==> flow/design.v <==
module divfreq(clk, rst, clk1kHz);
input clk;
input rst;
output clk1kHz;
reg [20:0]count;
reg clk1kHz_q;
assign clk1kHz = (count >= 21'd24) && !clk1kHz_q;
always @(posedge clk)begin
	if (rst) begin
		count <= 0;
		clk1kHz_q <= 0;
	end else if(count < 24)begin
		count <= count + 1'd1;
	end else begin
		clk1kHz_q <= !clk1kHz_q;
		count <= 0;
	end
end
endmodule
module divfreq20(clk, rst, clk20Hz);
input clk;
input rst;
output clk20Hz;
reg [20:0]count20;
reg clk20Hz_q;
assign clk20Hz = (count20 >= 21'd249) && !clk20Hz_q;
always @(posedge clk)begin
	if (rst) begin
		count20 <= 0;
		clk20Hz_q <= 0;
	end else if(count20 < 249)begin
		count20 <= count20 + 1'd1;
	end else begin
		clk20Hz_q <= !clk20Hz_q;
		count20 <= 0;
	end
end
endmodule
module Barrido_filas(clk, rst, clk20Hz, fil);
	input clk;
	input rst;
	input clk20Hz;
	output reg [3:0] fil;
	reg [1:0] contador;
	always @(posedge clk) begin
		if (rst) begin
			contador <= 'b0;
			fil <= 'b0000;
		end else if (clk20Hz) begin
			case(contador)
				'b00: fil <= 'b1000;
				'b01: fil <= 'b0100;
				'b10: fil <= 'b0010;
				'b11: fil <= 'b0001;
			endcase
			contador <= contador + 'b1;
		end
	end
endmodule
module Comparador_col(clk, rst, fil, col, tecla);
	input clk;
	input rst;
	input [3:0]fil;
	input [3:0]col;
	output reg [3:0] tecla;
	reg [3:0] tecla_q;
	always @(*) begin
		tecla = tecla_q;
		if(col == 'b1000)begin  
			case(fil)
				'b1000: tecla = 'd15;
				'b0100: tecla = 'd1;
				'b0010: tecla = 'd4;
				'b0001: tecla = 'd7;
			default: tecla = 'd15;
			endcase
		end if (col == 'b0100)begin  
			case(fil)
				'b1000: tecla = 'd0;
				'b0100: tecla = 'd2;
				'b0010: tecla = 'd5;
				'b0001: tecla = 'd8;
			default: tecla = 'd15;
			endcase
		end if (col == 'b0010)begin  
			case(fil)
				'b1000: tecla = 'd14;
				'b0100: tecla = 'd3;
				'b0010: tecla = 'd6;
				'b0001: tecla = 'd9;
			default: tecla = 'd15;
			endcase
		end if (col == 'b0001)begin  
			case(fil)
				'b1000: tecla = 'd13;
				'b0100: tecla = 'd10;
				'b0010: tecla = 'd11;
				'b0001: tecla = 'd12;
			default: tecla = 'd15;
			endcase
		end
	end
	always @(posedge clk) begin
		if (rst) tecla_q <= 'd15;
		else tecla_q <= tecla;
	end
endmodule
module Conversor(tecla, CSseg);
	input [3:0] tecla;
	output reg [6:0] CSseg;
	parameter segmin = 7'b1111110;  
	parameter segplus = 7'b1101100;  
	parameter segdiv = 7'b1011011;  
	parameter segmult = 7'b1001000;  
	parameter seg0 = 7'b0000001;  
	parameter seg1 = 7'b1001111;  
	parameter seg2 = 7'b0010010;  
	parameter seg3 = 7'b0000110;  
	parameter seg4 = 7'b1001100;  
	parameter seg5 = 7'b0100100;  
	parameter seg6 = 7'b0100000;  
	parameter seg7 = 7'b0001111;  
	parameter seg8 = 7'b0000000;  
	parameter seg9 = 7'b0000100;  
	parameter segA = 7'b0001000;  
	parameter segb = 7'b1100000;  
	parameter segC = 7'b0110001;  
	parameter segd = 7'b1000010;  
	parameter segE = 7'b0110000;  
	parameter segF = 7'b0111000;  
	parameter sego = 7'b1100010;  
	parameter segh = 7'b1101000;  
	parameter segeq = 7'b1110110;  
	parameter nul = 7'b1111111; 
	always @(*)begin
			case(tecla)
				4'b0000: CSseg = seg0;
				4'b0001: CSseg = seg1;
				4'b0010: CSseg = seg2;
				4'b0011: CSseg = seg3;
				4'b0100: CSseg = seg4;
				4'b0101: CSseg = seg5;
				4'b0110: CSseg = seg6;
				4'b0111: CSseg = seg7;
				4'b1000: CSseg = seg8;
				4'b1001: CSseg = seg9;
				4'b1010: CSseg = segplus;
				4'b1011: CSseg = segmin;
				4'b1100: CSseg = segmult;
				4'b1101: CSseg = segdiv;
				4'b1110: CSseg = segeq;
				4'b1111: CSseg = nul;
			endcase
	end
endmodule
module Barrido_displays(clk, rst, btn, btnres, CSseg, clk1kHz, dres, signo_resultado, Sseg, anodos, Ssegnum1, Ssegnum2, operador, signo1);
	input clk;
	input rst;
	input btn;
	input btnres;
	input [6:0] CSseg;
	input clk1kHz;
	input [23:0] dres;
	input [1:0] signo_resultado;
	output reg [6:0] Sseg;
	output reg [7:0] anodos;
	output reg [20:0] Ssegnum1;
	output reg [20:0] Ssegnum2;
	output reg [6:0] operador;
	output reg [6:0] signo1;	
	reg [6:0] Sseg0;
	reg [6:0] Sseg1;
	reg [6:0] Sseg2;
	reg [6:0] Sseg3;
	reg [6:0] Sseg4;
	reg [6:0] Sseg5;
	reg [6:0] Sseg6;
	reg [6:0] Sseg7;
	parameter segmin = 7'b1111110;  
	parameter segplus = 7'b1101100;  
	parameter segdiv = 7'b1011011;  
	parameter segmult = 7'b1001000;  
	parameter seg0 = 7'b0000001;  
	parameter seg1 = 7'b1001111;  
	parameter seg2 = 7'b0010010;  
	parameter seg3 = 7'b0000110;  
	parameter seg4 = 7'b1001100;  
	parameter seg5 = 7'b0100100;  
	parameter seg6 = 7'b0100000;  
	parameter seg7 = 7'b0001111;  
	parameter seg8 = 7'b0000000;  
	parameter seg9 = 7'b0000100;  
	parameter segeq = 7'b1110110;  
	parameter nul = 7'b1111111; 
	reg [2:0]contadorbar;
	reg btnON;
	reg btnresON;
	reg estado;
	reg [2:0]posdisplay;
	always @(posedge clk) begin
	if (rst) begin
		contadorbar = 3'b0;
		Sseg0 = nul;
		Sseg1 = nul;
		Sseg2 = nul;
		Sseg3 = nul;
		Sseg4 = nul;
		Sseg5 = nul;
		Sseg6 = nul;
		Sseg7 = nul;
		btnON = 1'b0;
		btnresON = 'b0;
		estado = 'b0;
		posdisplay = 'b0;
		anodos <= 8'b11111111;
		Sseg <= nul;
		Ssegnum1 <= {nul, nul, nul};
		Ssegnum2 <= {nul, nul, nul};
		signo1 <= nul;
		operador <= nul;
	end else if (clk1kHz) begin
		if (btnres == 'b0 && btnresON == 'b0)begin
			estado = ~estado;
			btnresON = 'b1;
		end
		if (btnres == 'b1) begin
			btnresON = 'b0;
		end
		contadorbar = contadorbar + 1'b1;
		case(contadorbar)
			3'b000: begin anodos <= 8'b11111110; Sseg <= Sseg0; end
			3'b001: begin anodos <= 8'b11111101; Sseg <= Sseg1; end
			3'b010: begin anodos <= 8'b11111011; Sseg <= Sseg2; end
			3'b011: begin anodos <= 8'b11110111; Sseg <= Sseg3; end
			3'b100: begin anodos <= 8'b11101111; Sseg <= Sseg4; end
			3'b101: begin anodos <= 8'b11011111; Sseg <= Sseg5; end
			3'b110: begin anodos <= 8'b10111111; Sseg <= Sseg6; end
			3'b111: begin anodos <= 8'b01111111; Sseg <= Sseg7; end
		endcase
		if (estado == 0)begin
		if (btn == 'b0 && btnON == 'b0)begin
			posdisplay = posdisplay + 'b1;
			btnON = 'b1;
		end
		if (btn == 'b1) begin
			btnON = 'b0;
		end
		case(posdisplay)
			3'b000: Sseg7 = CSseg;
			3'b001: Sseg6 = CSseg;
			3'b010: Sseg5 = CSseg;
			3'b011: Sseg4 = CSseg;
			3'b100: Sseg3 = CSseg;
			3'b101: Sseg2 = CSseg;
			3'b110: Sseg1 = CSseg;
			3'b111: Sseg0 = CSseg;
		endcase 
		Ssegnum1 <= {Sseg6, Sseg5, Sseg4};
		Ssegnum2 <= {Sseg2, Sseg1, Sseg0};
		signo1 <= Sseg7;
		operador <= Sseg3;
		end
		if (estado == 1) begin
			if(signo_resultado == 2)begin
			Sseg0 = 7'b0110001;  
			Sseg1 = seg0;	 
			Sseg2 = 7'b0110001;	 
			Sseg3 = 7'b0110001;	 
			Sseg4 = 7'b0110000;	 
			Sseg5 = nul;
			Sseg6 = nul;
			Sseg7 = nul;
			end else begin
			case(dres[3:0])
				4'b0000: Sseg0 = seg0;
				4'b0001: Sseg0 = seg1;
				4'b0010: Sseg0 = seg2;
				4'b0011: Sseg0 = seg3;
				4'b0100: Sseg0 = seg4;
				4'b0101: Sseg0 = seg5;
				4'b0110: Sseg0 = seg6;
				4'b0111: Sseg0 = seg7;
				4'b1000: Sseg0 = seg8;
				4'b1001: Sseg0 = seg9;
				default: Sseg0 = nul;
			endcase
			case(dres[7:4])
				4'b0000: Sseg1 = seg0;
				4'b0001: Sseg1 = seg1;
				4'b0010: Sseg1 = seg2;
				4'b0011: Sseg1 = seg3;
				4'b0100: Sseg1 = seg4;
				4'b0101: Sseg1 = seg5;
				4'b0110: Sseg1 = seg6;
				4'b0111: Sseg1 = seg7;
				4'b1000: Sseg1 = seg8;
				4'b1001: Sseg1 = seg9;
				default: Sseg1 = nul;
			endcase
			case(dres[11:8])
				4'b0000: Sseg2 = seg0;
				4'b0001: Sseg2 = seg1;
				4'b0010: Sseg2 = seg2;
				4'b0011: Sseg2 = seg3;
				4'b0100: Sseg2 = seg4;
				4'b0101: Sseg2 = seg5;
				4'b0110: Sseg2 = seg6;
				4'b0111: Sseg2 = seg7;
				4'b1000: Sseg2 = seg8;
				4'b1001: Sseg2 = seg9;
				default: Sseg2 = nul;
			endcase
			case(dres[15:12])
				4'b0000: Sseg3 = seg0;
				4'b0001: Sseg3 = seg1;
				4'b0010: Sseg3 = seg2;
				4'b0011: Sseg3 = seg3;
				4'b0100: Sseg3 = seg4;
				4'b0101: Sseg3 = seg5;
				4'b0110: Sseg3 = seg6;
				4'b0111: Sseg3 = seg7;
				4'b1000: Sseg3 = seg8;
				4'b1001: Sseg3 = seg9;
				default: Sseg3 = nul;
			endcase
			case(dres[19:16])
				4'b0000: Sseg4 = seg0;
				4'b0001: Sseg4 = seg1;
				4'b0010: Sseg4 = seg2;
				4'b0011: Sseg4 = seg3;
				4'b0100: Sseg4 = seg4;
				4'b0101: Sseg4 = seg5;
				4'b0110: Sseg4 = seg6;
				4'b0111: Sseg4 = seg7;
				4'b1000: Sseg4 = seg8;
				4'b1001: Sseg4 = seg9;
				default: Sseg4 = nul;
			endcase
			case(dres[23:20])
				4'b0000: Sseg5 = seg0;
				4'b0001: Sseg5 = seg1;
				4'b0010: Sseg5 = seg2;
				4'b0011: Sseg5 = seg3;
				4'b0100: Sseg5 = seg4;
				4'b0101: Sseg5 = seg5;
				4'b0110: Sseg5 = seg6;
				4'b0111: Sseg5 = seg7;
				4'b1000: Sseg5 = seg8;
				4'b1001: Sseg5 = seg9;
				default: Sseg5 = nul;
			endcase
			if(signo_resultado == 0) begin
				Sseg6 = nul;
				Sseg7 = nul;
			end else begin 
				Sseg6 = segmin;
				Sseg7 = nul;
			end
			end		
		end
	end
	end
endmodule
module Ssegtobin (clk, rst, Ssegnum1, Ssegnum2, signo1, operador, num1, num2, sig1, oper);
	input clk;
	input rst;
	input [20:0] Ssegnum1;
	input [20:0] Ssegnum2;
	input [6:0] signo1;
	input [6:0] operador;
	output reg [9:0] num1;
	output reg [9:0] num2;
	output reg sig1;
	output reg [1:0] oper;
	reg [3:0] digit11;
	reg [3:0] digit12;
	reg [3:0] digit13;
	reg [3:0] digit21;
	reg [3:0] digit22;
	reg [3:0] digit23;
	parameter [6:0] segmin = 7'b1111110;  
	parameter [6:0] segplus = 7'b1101100;  
	parameter [6:0] segdiv = 7'b1011011;  
	parameter [6:0] segmult = 7'b1001000;  
	parameter [6:0] seg0 = 7'b0000001;  
	parameter [6:0] seg1 = 7'b1001111;  
	parameter [6:0] seg2 = 7'b0010010;  
	parameter [6:0] seg3 = 7'b0000110;  
	parameter [6:0] seg4 = 7'b1001100;  
	parameter [6:0] seg5 = 7'b0100100;  
	parameter [6:0] seg6 = 7'b0100000;  
	parameter [6:0] seg7 = 7'b0001111;  
	parameter [6:0] seg8 = 7'b0000000;  
	parameter [6:0] seg9 = 7'b0000100;  
	parameter [6:0] nul = 7'b1111111; 
	reg [3:0] digit11_q;
	reg [3:0] digit12_q;
	reg [3:0] digit13_q;
	reg [3:0] digit21_q;
	reg [3:0] digit22_q;
	reg [3:0] digit23_q;
	reg [1:0] oper_q;
	always @(posedge clk) begin
		if (rst) begin
			digit11_q <= 'b0;
			digit12_q <= 'b0;
			digit13_q <= 'b0;
			digit21_q <= 'b0;
			digit22_q <= 'b0;
			digit23_q <= 'b0;
			oper_q <= 'b0;
		end else begin
			digit11_q <= digit11;
			digit12_q <= digit12;
			digit13_q <= digit13;
			digit21_q <= digit21;
			digit22_q <= digit22;
			digit23_q <= digit23;
			oper_q <= oper;
		end
	end
	always @(*)begin
		digit11 = digit11_q;
		digit12 = digit12_q;
		digit13 = digit13_q;
		digit21 = digit21_q;
		digit22 = digit22_q;
		digit23 = digit23_q;
		oper = oper_q;
		case(Ssegnum1[6:0])
			seg0: digit13 = 'd0;
			seg1: digit13 = 'd1;
			seg2: digit13 = 'd2;
			seg3: digit13 = 'd3;
			seg4: digit13 = 'd4;
			seg5: digit13 = 'd5;
			seg6: digit13 = 'd6;
			seg7: digit13 = 'd7;
			seg8: digit13 = 'd8;
			seg9: digit13 = 'd9;
			default: ;
		endcase
		case(Ssegnum1[13:7])
			seg0: digit12 = 'd0;
			seg1: digit12 = 'd1;
			seg2: digit12 = 'd2;
			seg3: digit12 = 'd3;
			seg4: digit12 = 'd4;
			seg5: digit12 = 'd5;
			seg6: digit12 = 'd6;
			seg7: digit12 = 'd7;
			seg8: digit12 = 'd8;
			seg9: digit12 = 'd9;
			default: ;
		endcase
		case(Ssegnum1[20:14])
			seg0: digit11 = 'd0;
			seg1: digit11 = 'd1;
			seg2: digit11 = 'd2;
			seg3: digit11 = 'd3;
			seg4: digit11 = 'd4;
			seg5: digit11 = 'd5;
			seg6: digit11 = 'd6;
			seg7: digit11 = 'd7;
			seg8: digit11 = 'd8;
			seg9: digit11 = 'd9;
			default: ;
		endcase
		case(Ssegnum2[6:0])
			seg0: digit23 = 'd0;
			seg1: digit23 = 'd1;
			seg2: digit23 = 'd2;
			seg3: digit23 = 'd3;
			seg4: digit23 = 'd4;
			seg5: digit23 = 'd5;
			seg6: digit23 = 'd6;
			seg7: digit23 = 'd7;
			seg8: digit23 = 'd8;
			seg9: digit23 = 'd9;
			default: ;
		endcase
		case(Ssegnum2[13:7])
			seg0: digit22 = 'd0;
			seg1: digit22 = 'd1;
			seg2: digit22 = 'd2;
			seg3: digit22 = 'd3;
			seg4: digit22 = 'd4;
			seg5: digit22 = 'd5;
			seg6: digit22 = 'd6;
			seg7: digit22 = 'd7;
			seg8: digit22 = 'd8;
			seg9: digit22 = 'd9;
			default: ;
		endcase
		case(Ssegnum2[20:14])
			seg0: digit21 = 'd0;
			seg1: digit21 = 'd1;
			seg2: digit21 = 'd2;
			seg3: digit21 = 'd3;
			seg4: digit21 = 'd4;
			seg5: digit21 = 'd5;
			seg6: digit21 = 'd6;
			seg7: digit21 = 'd7;
			seg8: digit21 = 'd8;
			seg9: digit21 = 'd9;
			default: ;
		endcase
		case(operador)
			segplus: oper = 'd0;
			segmin:  oper = 'd1;
			segmult: oper = 'd2;
			segdiv:  oper = 'd3;
			default: ;
		endcase
		sig1 = (signo1 == nul) ? 'd0:'d1;
		num1 = (digit11 * 'd100) + (digit12 * 'd10) + digit13;
		num2 = (digit21 * 'd100) + (digit22 * 'd10) + digit23;
	end
endmodule
module Operacion (num1, num2, sig1, oper, resultado, signo_resultado);
	input [9:0]num1;
	input [9:0]num2;
	input sig1;
	input [1:0]oper;
	output reg [19:0] resultado;
	output reg [1:0] signo_resultado;
	always @(*)begin
		resultado = 'd0;
		signo_resultado = 'd0;
		case(oper)
			'd0: begin	if (sig1 == 0) begin  
						resultado = num1 + num2;
						signo_resultado = 'd0;
					end else begin
						if (num1 > num2)begin
							resultado = num1 - num2;
							signo_resultado = 'd1;
						end else begin
							resultado = num2 - num1;
							signo_resultado = 'd0;
						end
					end
				end
			'd1: begin	if (sig1 == 1) begin  
						resultado = num1 + num2;
						signo_resultado = 'd1;
					end else begin
						if (num2 > num1)begin
							resultado = num2 - num1;
							signo_resultado = 'd1;
						end else begin
							resultado = num1 - num2;
							signo_resultado = 'd0;
						end
					end
				end
			'd2: begin resultado = num1*num2;
							if (sig1 == 0) begin  
								signo_resultado = 'd0;
							end else signo_resultado = 'd1;
			end
			'd3: begin if(num2 != 0 && num1 % num2 == 0) begin  
								resultado = num1/num2;
								if (sig1 == 0) begin  
									signo_resultado = 'd0;
								end else signo_resultado = 'd1;	
							end else signo_resultado = 'd2;
			end
		endcase
	end
endmodule
module Digitos_result (resultado, dres);
	input [19:0] resultado;
	output reg [23:0] dres;
	integer i;
	reg [43:0] sh;
	always @(*)begin
		sh = {24'd0, resultado};
		for (i = 0; i < 20; i = i + 1) begin
			if (sh[23:20] >= 5) sh[23:20] = sh[23:20] + 4'd3;
			if (sh[27:24] >= 5) sh[27:24] = sh[27:24] + 4'd3;
			if (sh[31:28] >= 5) sh[31:28] = sh[31:28] + 4'd3;
			if (sh[35:32] >= 5) sh[35:32] = sh[35:32] + 4'd3;
			if (sh[39:36] >= 5) sh[39:36] = sh[39:36] + 4'd3;
			if (sh[43:40] >= 5) sh[43:40] = sh[43:40] + 4'd3;
			sh = sh << 1;
		end
		dres = sh[43:20];
	end
endmodule
module Calculator2_0(clk, rst, col, btn, btnres, fil, Sseg, anodos);
	input clk;
	input rst;
	input [3:0] col;
	input btn;
	input btnres;
	output [3:0] fil;
	output [6:0] Sseg;
	output [7:0] anodos;
	wire clk1kHz;
	wire clk20Hz;
	wire [3:0]tecla;
	wire [20:0] Ssegnum1;
	wire [20:0] Ssegnum2;
	wire [6:0] signo1;
	wire [6:0] operador;
	wire [9:0] num1;
	wire [9:0] num2;
	wire sig1;
	wire [1:0] oper;
	wire [19:0] resultado;
	wire [1:0] signo_resultado;
	wire [23:0] dres;
	wire [6:0] CSseg;
	divfreq div(clk, rst, clk1kHz);
	divfreq20 div20(clk, rst, clk20Hz);
	Barrido_filas barfil(clk, rst, clk20Hz, fil);
	Comparador_col comp(clk, rst, fil, col, tecla);
	Conversor print(tecla, CSseg);
	Barrido_displays bardisp(clk, rst, btn, btnres, CSseg, clk1kHz, dres, signo_resultado, Sseg, anodos, Ssegnum1, Ssegnum2, operador, signo1);
	Ssegtobin convsegtobin(clk, rst, Ssegnum1, Ssegnum2, signo1, operador, num1, num2, sig1, oper);
	Operacion op(num1, num2, sig1, oper, resultado, signo_resultado);
	Digitos_result digres(resultado, dres);
endmodule
## Step by step through the tools: Calculator2_0

The steps from the RTL of Calculator2_0 to its reports follow in flow order.
Lines are those of the file above, counted from 1.
Operators carry their Yosys type and port widths (W data, S select, Z words).
Library cell names are shortened.
Not given: n/a

| inputs | value |
|---|---|
| top | Calculator2_0 |
| clock | clk |
| standard-cell library | sky130hd |
| corner | tt_025C_1v80 |

## Word level

Source: Yosys, flattened and elaborated, memories not mapped. Widths are those after wreduce. Registers that Yosys merges into a memory's read port (data or address) are not register bits. Print and check cells do not count.
Yosys's memory passes give these memory sizes; they may raise the number of words (mostly to a power of two), join words into wider ones and drop unused or constant bits.

| cells by class | value |
|---|---|
| add/sub/neg operators | 111 |
| multiply operators | 5 |
| divide/modulo/power cells | 2 |
| magnitude comparators | 105 |
| equality and inequality tests | 88 |
| shifts and indexed selects | 0 |
| mux-type cells | 166 |
| bitwise gates (word level) | 8 |
| reduce/logical cells | 35 |

Operator list:

| kind | count |
|---|---|
| $ge A4 B3 Y1 const B | 93 |
| $mux W4 | 86 |
| $mod A10 B10 Y32 | 1 |
| $add A4 B2 Y4 const B | 80 |
| $pmux W4 S10 | 6 |
| $div A10 B10 Y20 | 1 |
| $mul A10 B10 Y20 | 1 |
| $eq A7 B7 Y1 const B | 17 |
| $pmux W7 S2 | 8 |
| $mux W7 | 15 |
| $mux W20 | 5 |
| $eq A7 B3 Y1 const B | 12 |
| $eq A7 B6 Y1 const B | 12 |
| $pmux W20 S4 | 1 |
| $mul A4 B5 Y8 const B | 2 |
| $pmux W8 S8 | 1 |
| $mux W3 | 21 |
| $reduce_or A7 Y1 | 8 |
| $pmux W7 S8 | 1 |
| $pmux W4 S4 | 3 |
| $add A21 B1 Y21 const B | 2 |
| $mul A4 B3 Y7 const B | 2 |
| $eq A7 B1 Y1 const B | 6 |
| $eq A7 B4 Y1 const B | 6 |
| $eq A7 B5 Y1 const B | 6 |
| $logic_not A7 Y1 | 6 |
| $add A3 B2 Y3 const B | 13 |
| $logic_not A32 Y1 | 1 |

Not listed: further kinds 39, cells in them 104.

| word-level totals | value |
|---|---|
| register bits after elaboration | 216 |
| bits in latches | 0 |
| RAM bits | 0 |
| ROM bits | 784 |
| word width x clocked read ports | 0 |
| memories | 7 |
| output and inout bits | 19 |

Memory list:

| name | words | width | read ports | write ports | RTL line | text |
|---|---|---|---|---|---|---|
| (no name shown) | 16 | 7 | 1 | 0 | 274 | `case(dres[3:0])` |
| (no name shown) | 16 | 7 | 1 | 0 | 287 | `case(dres[7:4])` |
| (no name shown) | 16 | 7 | 1 | 0 | 300 | `case(dres[11:8])` |
| (no name shown) | 16 | 7 | 1 | 0 | 313 | `case(dres[15:12])` |
| (no name shown) | 16 | 7 | 1 | 0 | 326 | `case(dres[19:16])` |
| (no name shown) | 16 | 7 | 1 | 0 | 339 | `case(dres[23:20])` |

Memories not listed: 1.

## Logic depth

Depth = most cells in a row (Yosys ltp): at word level without a register or memory, in the mapped netlist without a sequential cell, where the memories' decode and read muxes count.

| depth | value |
|---|---|
| depth after elaboration | 48 |
| ABC_AREA | 0 |
| mapped depth | 578 |
| depth with buffers taken out | 541 |

## Mapped cells and area

Source: synth_stat.txt of the flow (Yosys; design flattened, memories mapped). It holds for the ABC_AREA given above (unset counts as 0); a run with the other value may have another netlist.

| mapped netlist | value |
|---|---|
| mapped cells | 7,700 |
| cell area after synthesis | 57,043.5 µm² |
| area of sequential cells | 5,765.5 µm² |
| flip-flops | 288 |

Cell types:

| type | count |
|---|---|
| ha_1 | 680 |
| dfxtp_1 | 288 |
| nand2_1 | 838 |
| nor2_1 | 706 |
| a21oi_1 | 498 |
| o21a_1 | 301 |
| nor3_1 | 433 |
| o31ai_1 | 232 |
| xnor2_1 | 197 |
| fa_1 | 76 |
| inv_1 | 360 |
| o21ai_0 | 234 |
| mux2_2 | 93 |
| mux2i_1 | 105 |
| nand3_1 | 183 |
| xor2_1 | 101 |
| a211oi_1 | 110 |
| o211ai_1 | 98 |

Not listed: further types 175, cells in them 2167.
The figures by module come from a second, unflattened synthesis with its own total; it is not the netlist above.

| second synthesis, totals | value |
|---|---|
| cell total of the unflattened synthesis | 7,736 |
| area (unflattened synthesis) | 57,497.6 µm² |

Each row is one instance without its submodules.

By module:

| module | times used | cells | area (µm²) | sequential area (µm²) |
|---|---|---|---|---|
| Operacion | 1 | 4,559 | 32,224.7 | 0.0 |
| Digitos_result | 1 | 1,332 | 9,123.8 | 0.0 |
| Barrido_displays | 1 | 902 | 7,773.7 | 2,722.6 |
| Ssegtobin | 1 | 695 | 5,864.4 | 1,601.5 |
| divfreq20 | 1 | 61 | 718.2 | 440.4 |
| divfreq | 1 | 48 | 638.1 | 440.4 |
| Comparador_col | 1 | 86 | 634.4 | 80.1 |
| Barrido_filas | 1 | 25 | 270.3 | 120.1 |
| Conversor | 1 | 28 | 250.2 | 0.0 |
| Calculator2_0 | 1 | 0 | 0.0 | 0.0 |

## Worst setup path after synthesis

Path of least setup slack by OpenSTA after synthesis, without wires, with an ideal clock, recovery checks aside; 20% of the period is set as input and as output delay. Where synthesis merged equal registers, the netlist keeps one of their names.

| timing post-synthesis | value |
|---|---|
| path kind | flip-flop to flip-flop |
| from | register bardisp.Ssegnum2[12] |
| to | register bardisp.Sseg3[2] |
| period | 110.0 ns |
| launch time at the first pin | 0.000 ns |
| arrival | 104.593 ns |
| data required time | 109.926 ns |
| setup slack | 5.333 ns |
| path delay | 104.667 ns |
| stages on the path | 547 |
| synthesis period reached | 104.667 ns |

"path delay" = arrival - input delay + setup time.
"stages on the path": output pins that drive a net of the path, with the launching flip-flop's if there is one; two outputs of one cell count as two.
"synthesis period reached" is the clock period less the worst setup slack; recovery checks do not enter. This is arithmetic on one report: input and output delays are still those of the set period (20% each).
The rows between start and end are the longest chain of elaborated cells between them; the timing report does not say that the signal goes this way. Where chains are equally long, one stands for them.
A line is the first line of the expression or statement that the cell stems from. Yosys adds cells for indexed reads and writes and turns some case tables into memories.
A memory read counts as a cell of the chain, while the word-level depth stops at memories.
A register here has more assigning lines than the two given.

| on the way, post-synthesis | value |
|---|---|
| cell sequence | dfxtp_1 -> or3_1 -> nor2_1 -> nand3_1 -> o21ai_0 -> or3_1 -> nor2b_1 -> clkbuf_1 -> mux2i_1 -> ha_1 -> fa_1 -> fa_1 -> clkbuf_1 -> inv_1 -> ha_1 -> o21ai_0 -> o2bb2ai_1 -> mux2_2 -> [511 not listed] -> o31a_1 -> o21ai_0 -> and2_1 -> ha_1 -> or4_1 -> a311oi_2 -> or2_1 -> clkbuf_4 -> ha_1 -> inv_1 -> a21oi_1 -> o21ai_0 -> o21ai_1 -> inv_1 -> ha_1 -> o221a_1 -> o21a_1 -> a31oi_1 |
| length of the longest elaborated chain | 51 |
| elaborated cells on any way between the ends | 233 |

RTL lines, path post-synthesis:

| element | RTL line | text |
|---|---|---|
| start: declaration | 168 | `output reg [20:0] Ssegnum2;` |
| start: assignment | 218 | `Ssegnum2 <= {nul, nul, nul};` |
| start: assignment | 259 | `Ssegnum2 <= {Sseg2, Sseg1, Sseg0};` |
| $eq A7 B3 Y1 | 482 | `case(Ssegnum2[13:7])` |
| $pmux W4 S10 | 482 |  |
| $mul A4 B3 Y7 | 517 | `num2 = (digit21 * 'd100) + (digit22 * 'd10) + digit23;` |
| $add A10 B10 Y10 | 517 |  |
| $add A10 B4 Y10 | 517 |  |
| $mod A10 B10 Y32 | 562 | `'d3: begin if(num2 != 0 && num1 % num2 == 0) begin` |
| $logic_not A32 Y1 | 562 |  |
| [37 not listed] | n/a |  |
| $add A4 B2 Y4 | 581 | `if (sh[27:24] >= 5) sh[27:24] = sh[27:24] + 4'd3;` |
| $mux W4 | 581 |  |
| $add A4 B2 Y4 | 582 | `if (sh[31:28] >= 5) sh[31:28] = sh[31:28] + 4'd3;` |
| $mux W4 | 582 |  |
| $mem_v2 Z16 W7 | 313 | `case(dres[15:12])` |
| $mux W7 | 264 | `if(signo_resultado == 2)begin` |
| $mux W7 | 263 | `if (estado == 1) begin` |
| end: assignment | 253 | `3'b100: Sseg3 = CSseg;` |
| end: assignment | 314 | `4'b0000: Sseg3 = seg0;` |
| end: declaration | 174 | `reg [6:0] Sseg3;` |

## Path in the finished layout

Path of least setup slack in the final report of stored run 1 (OpenROAD, finished layout, wires in). Where an end is a register, its clock arrival counts in the times.

| timing post-layout | value |
|---|---|
| path kind | flip-flop to flip-flop |
| from | register bardisp.Ssegnum2[14] |
| to | register bardisp.Sseg5[6] |
| period | 115.0 ns |
| launch time at the first pin | 0.63 ns |
| arrival | 105.67 ns |
| data required time | 115.49 ns |
| setup slack | 9.82 ns |
| stages on the path | 532 |

The rows between start and end are the longest chain of elaborated cells between them; the timing report does not say that the signal goes this way. Where chains are equally long, one stands for them.
A memory read counts as a cell of the chain, while the word-level depth stops at memories.
A register here has more assigning lines than the two given.

| on the way, post-layout | value |
|---|---|
| cell sequence | dfxtp_1 -> nor2_1 -> and3_1 -> a21oi_1 -> o211ai_1 -> buf_4 -> nor2b_4 -> buf_4 -> mux2_2 -> ha_1 -> ha_1 -> inv_1 -> fa_1 -> inv_1 -> ha_1 -> ha_4 -> or3b_1 -> nand3_1 -> [496 not listed] -> mux2_2 -> ha_1 -> inv_1 -> a22oi_1 -> o22a_1 -> a31oi_1 -> a21oi_1 -> xor2_2 -> inv_1 -> ha_1 -> o21a_1 -> a31oi_1 -> nand3_1 -> mux2i_1 -> a21oi_4 -> nand2_1 -> a31oi_2 -> o211ai_1 |
| length of the longest elaborated chain | 51 |
| elaborated cells on any way between the ends | 293 |

RTL lines, path post-layout:

| element | RTL line | text |
|---|---|---|
| start: declaration | 168 | `output reg [20:0] Ssegnum2;` |
| start: assignment | 218 | `Ssegnum2 <= {nul, nul, nul};` |
| start: assignment | 259 | `Ssegnum2 <= {Sseg2, Sseg1, Sseg0};` |
| $eq A7 B3 Y1 | 495 | `case(Ssegnum2[20:14])` |
| $pmux W4 S10 | 495 |  |
| $mul A4 B5 Y8 | 517 | `num2 = (digit21 * 'd100) + (digit22 * 'd10) + digit23;` |
| $add A10 B10 Y10 | 517 |  |
| $add A10 B4 Y10 | 517 |  |
| $mod A10 B10 Y32 | 562 | `'d3: begin if(num2 != 0 && num1 % num2 == 0) begin` |
| $logic_not A32 Y1 | 562 |  |
| [37 not listed] | n/a |  |
| $add A4 B2 Y4 | 583 | `if (sh[35:32] >= 5) sh[35:32] = sh[35:32] + 4'd3;` |
| $mux W4 | 583 |  |
| $add A4 B2 Y4 | 584 | `if (sh[39:36] >= 5) sh[39:36] = sh[39:36] + 4'd3;` |
| $mux W4 | 584 |  |
| $mem_v2 Z16 W7 | 339 | `case(dres[23:20])` |
| $mux W7 | 264 | `if(signo_resultado == 2)begin` |
| $mux W7 | 263 | `if (estado == 1) begin` |
| end: assignment | 251 | `3'b010: Sseg5 = CSseg;` |
| end: assignment | 270 | `Sseg5 = nul;` |
| end: declaration | 176 | `reg [6:0] Sseg5;` |

Memo
Re: implementation data of Calculator2_0

Design Calculator2_0 on sky130hd. What follows are 5 stored runs of the flow, each under its own settings; their order means nothing. The constraints put input and output delay at 20% of the set period each and load the outputs with 0.01 pF.
Among the settings, . means not set for that run.

| name | stored run 1 | stored run 2 | stored run 3 | stored run 4 | stored run 5 |
|---|---|---|---|---|---|
| CAP_MARGIN | 10 | 20 | 20 | 5 | 25 |
| CELL_PAD_IN_SITES_GLOBAL_PLACEMENT | 3 | . | 1 | 3 | . |
| CORE_ASPECT_RATIO | 0.62 | . | 0.59 | 1.48 | 0.62 |
| CORE_UTILIZATION | 41 | 16 | 17 | 38 | 28 |
| GPL_ROUTABILITY_DRIVEN | 1 | . | 0 | 1 | . |
| HOLD_SLACK_MARGIN | -0.07 | . | . | . | . |
| MIN_ROUTING_LAYER | met2 | . | met2 | met2 | . |
| PLACE_DENSITY_LB_ADDON | 0.01 | . | 0.02 | . | 0.02 |
| SETUP_SLACK_MARGIN | 5.0 | . | 5.0 | 5.0 | -2.0 |
| SLEW_MARGIN | 5 | 20 | 20 | 20 | 40 |
| period_ns | 115.0 | 105.0 | 91.8 | 123.0 | 151.0 |
| CORE_MARGIN | 2 | 2 | 10 | 2 | 2 |
| ABC_AREA | . | . | 1 | 1 | . |
| TNS_END_PERCENT | . | . | 75 | . | . |
| GPL_TIMING_DRIVEN | . | . | . | 1 | 0 |
| CELL_PAD_IN_SITES_DETAIL_PLACEMENT | . | . | . | . | 1 |
| CTS_CLUSTER_DIAMETER | . | . | . | . | 308 |
| CTS_CLUSTER_SIZE | . | . | . | . | 29 |
| chip area in the Yosys report (µm²) | 57,043.5 | 57,043.5 | 62,347.3 | 62,347.3 | 57,043.5 |
| die size (µm²) | 142,214.0 | 361,315.0 | 392,221.0 | 167,391.0 | 207,456.0 |
| std-cell area (final layout) (µm²) | 62,974.1 | 66,216.0 | 74,780.5 | 65,659.2 | 62,103.3 |
| final design utilization (%) | 45.7 | 18.6 | 20.5 | 40.3 | 30.7 |
| smallest setup slack (ns) | 9.820 | 6.698 | 11.613 | 25.230 | 22.322 |
| setup TNS (ns) | 0.000 | 0.000 | 0.000 | 0.000 | 0.000 |
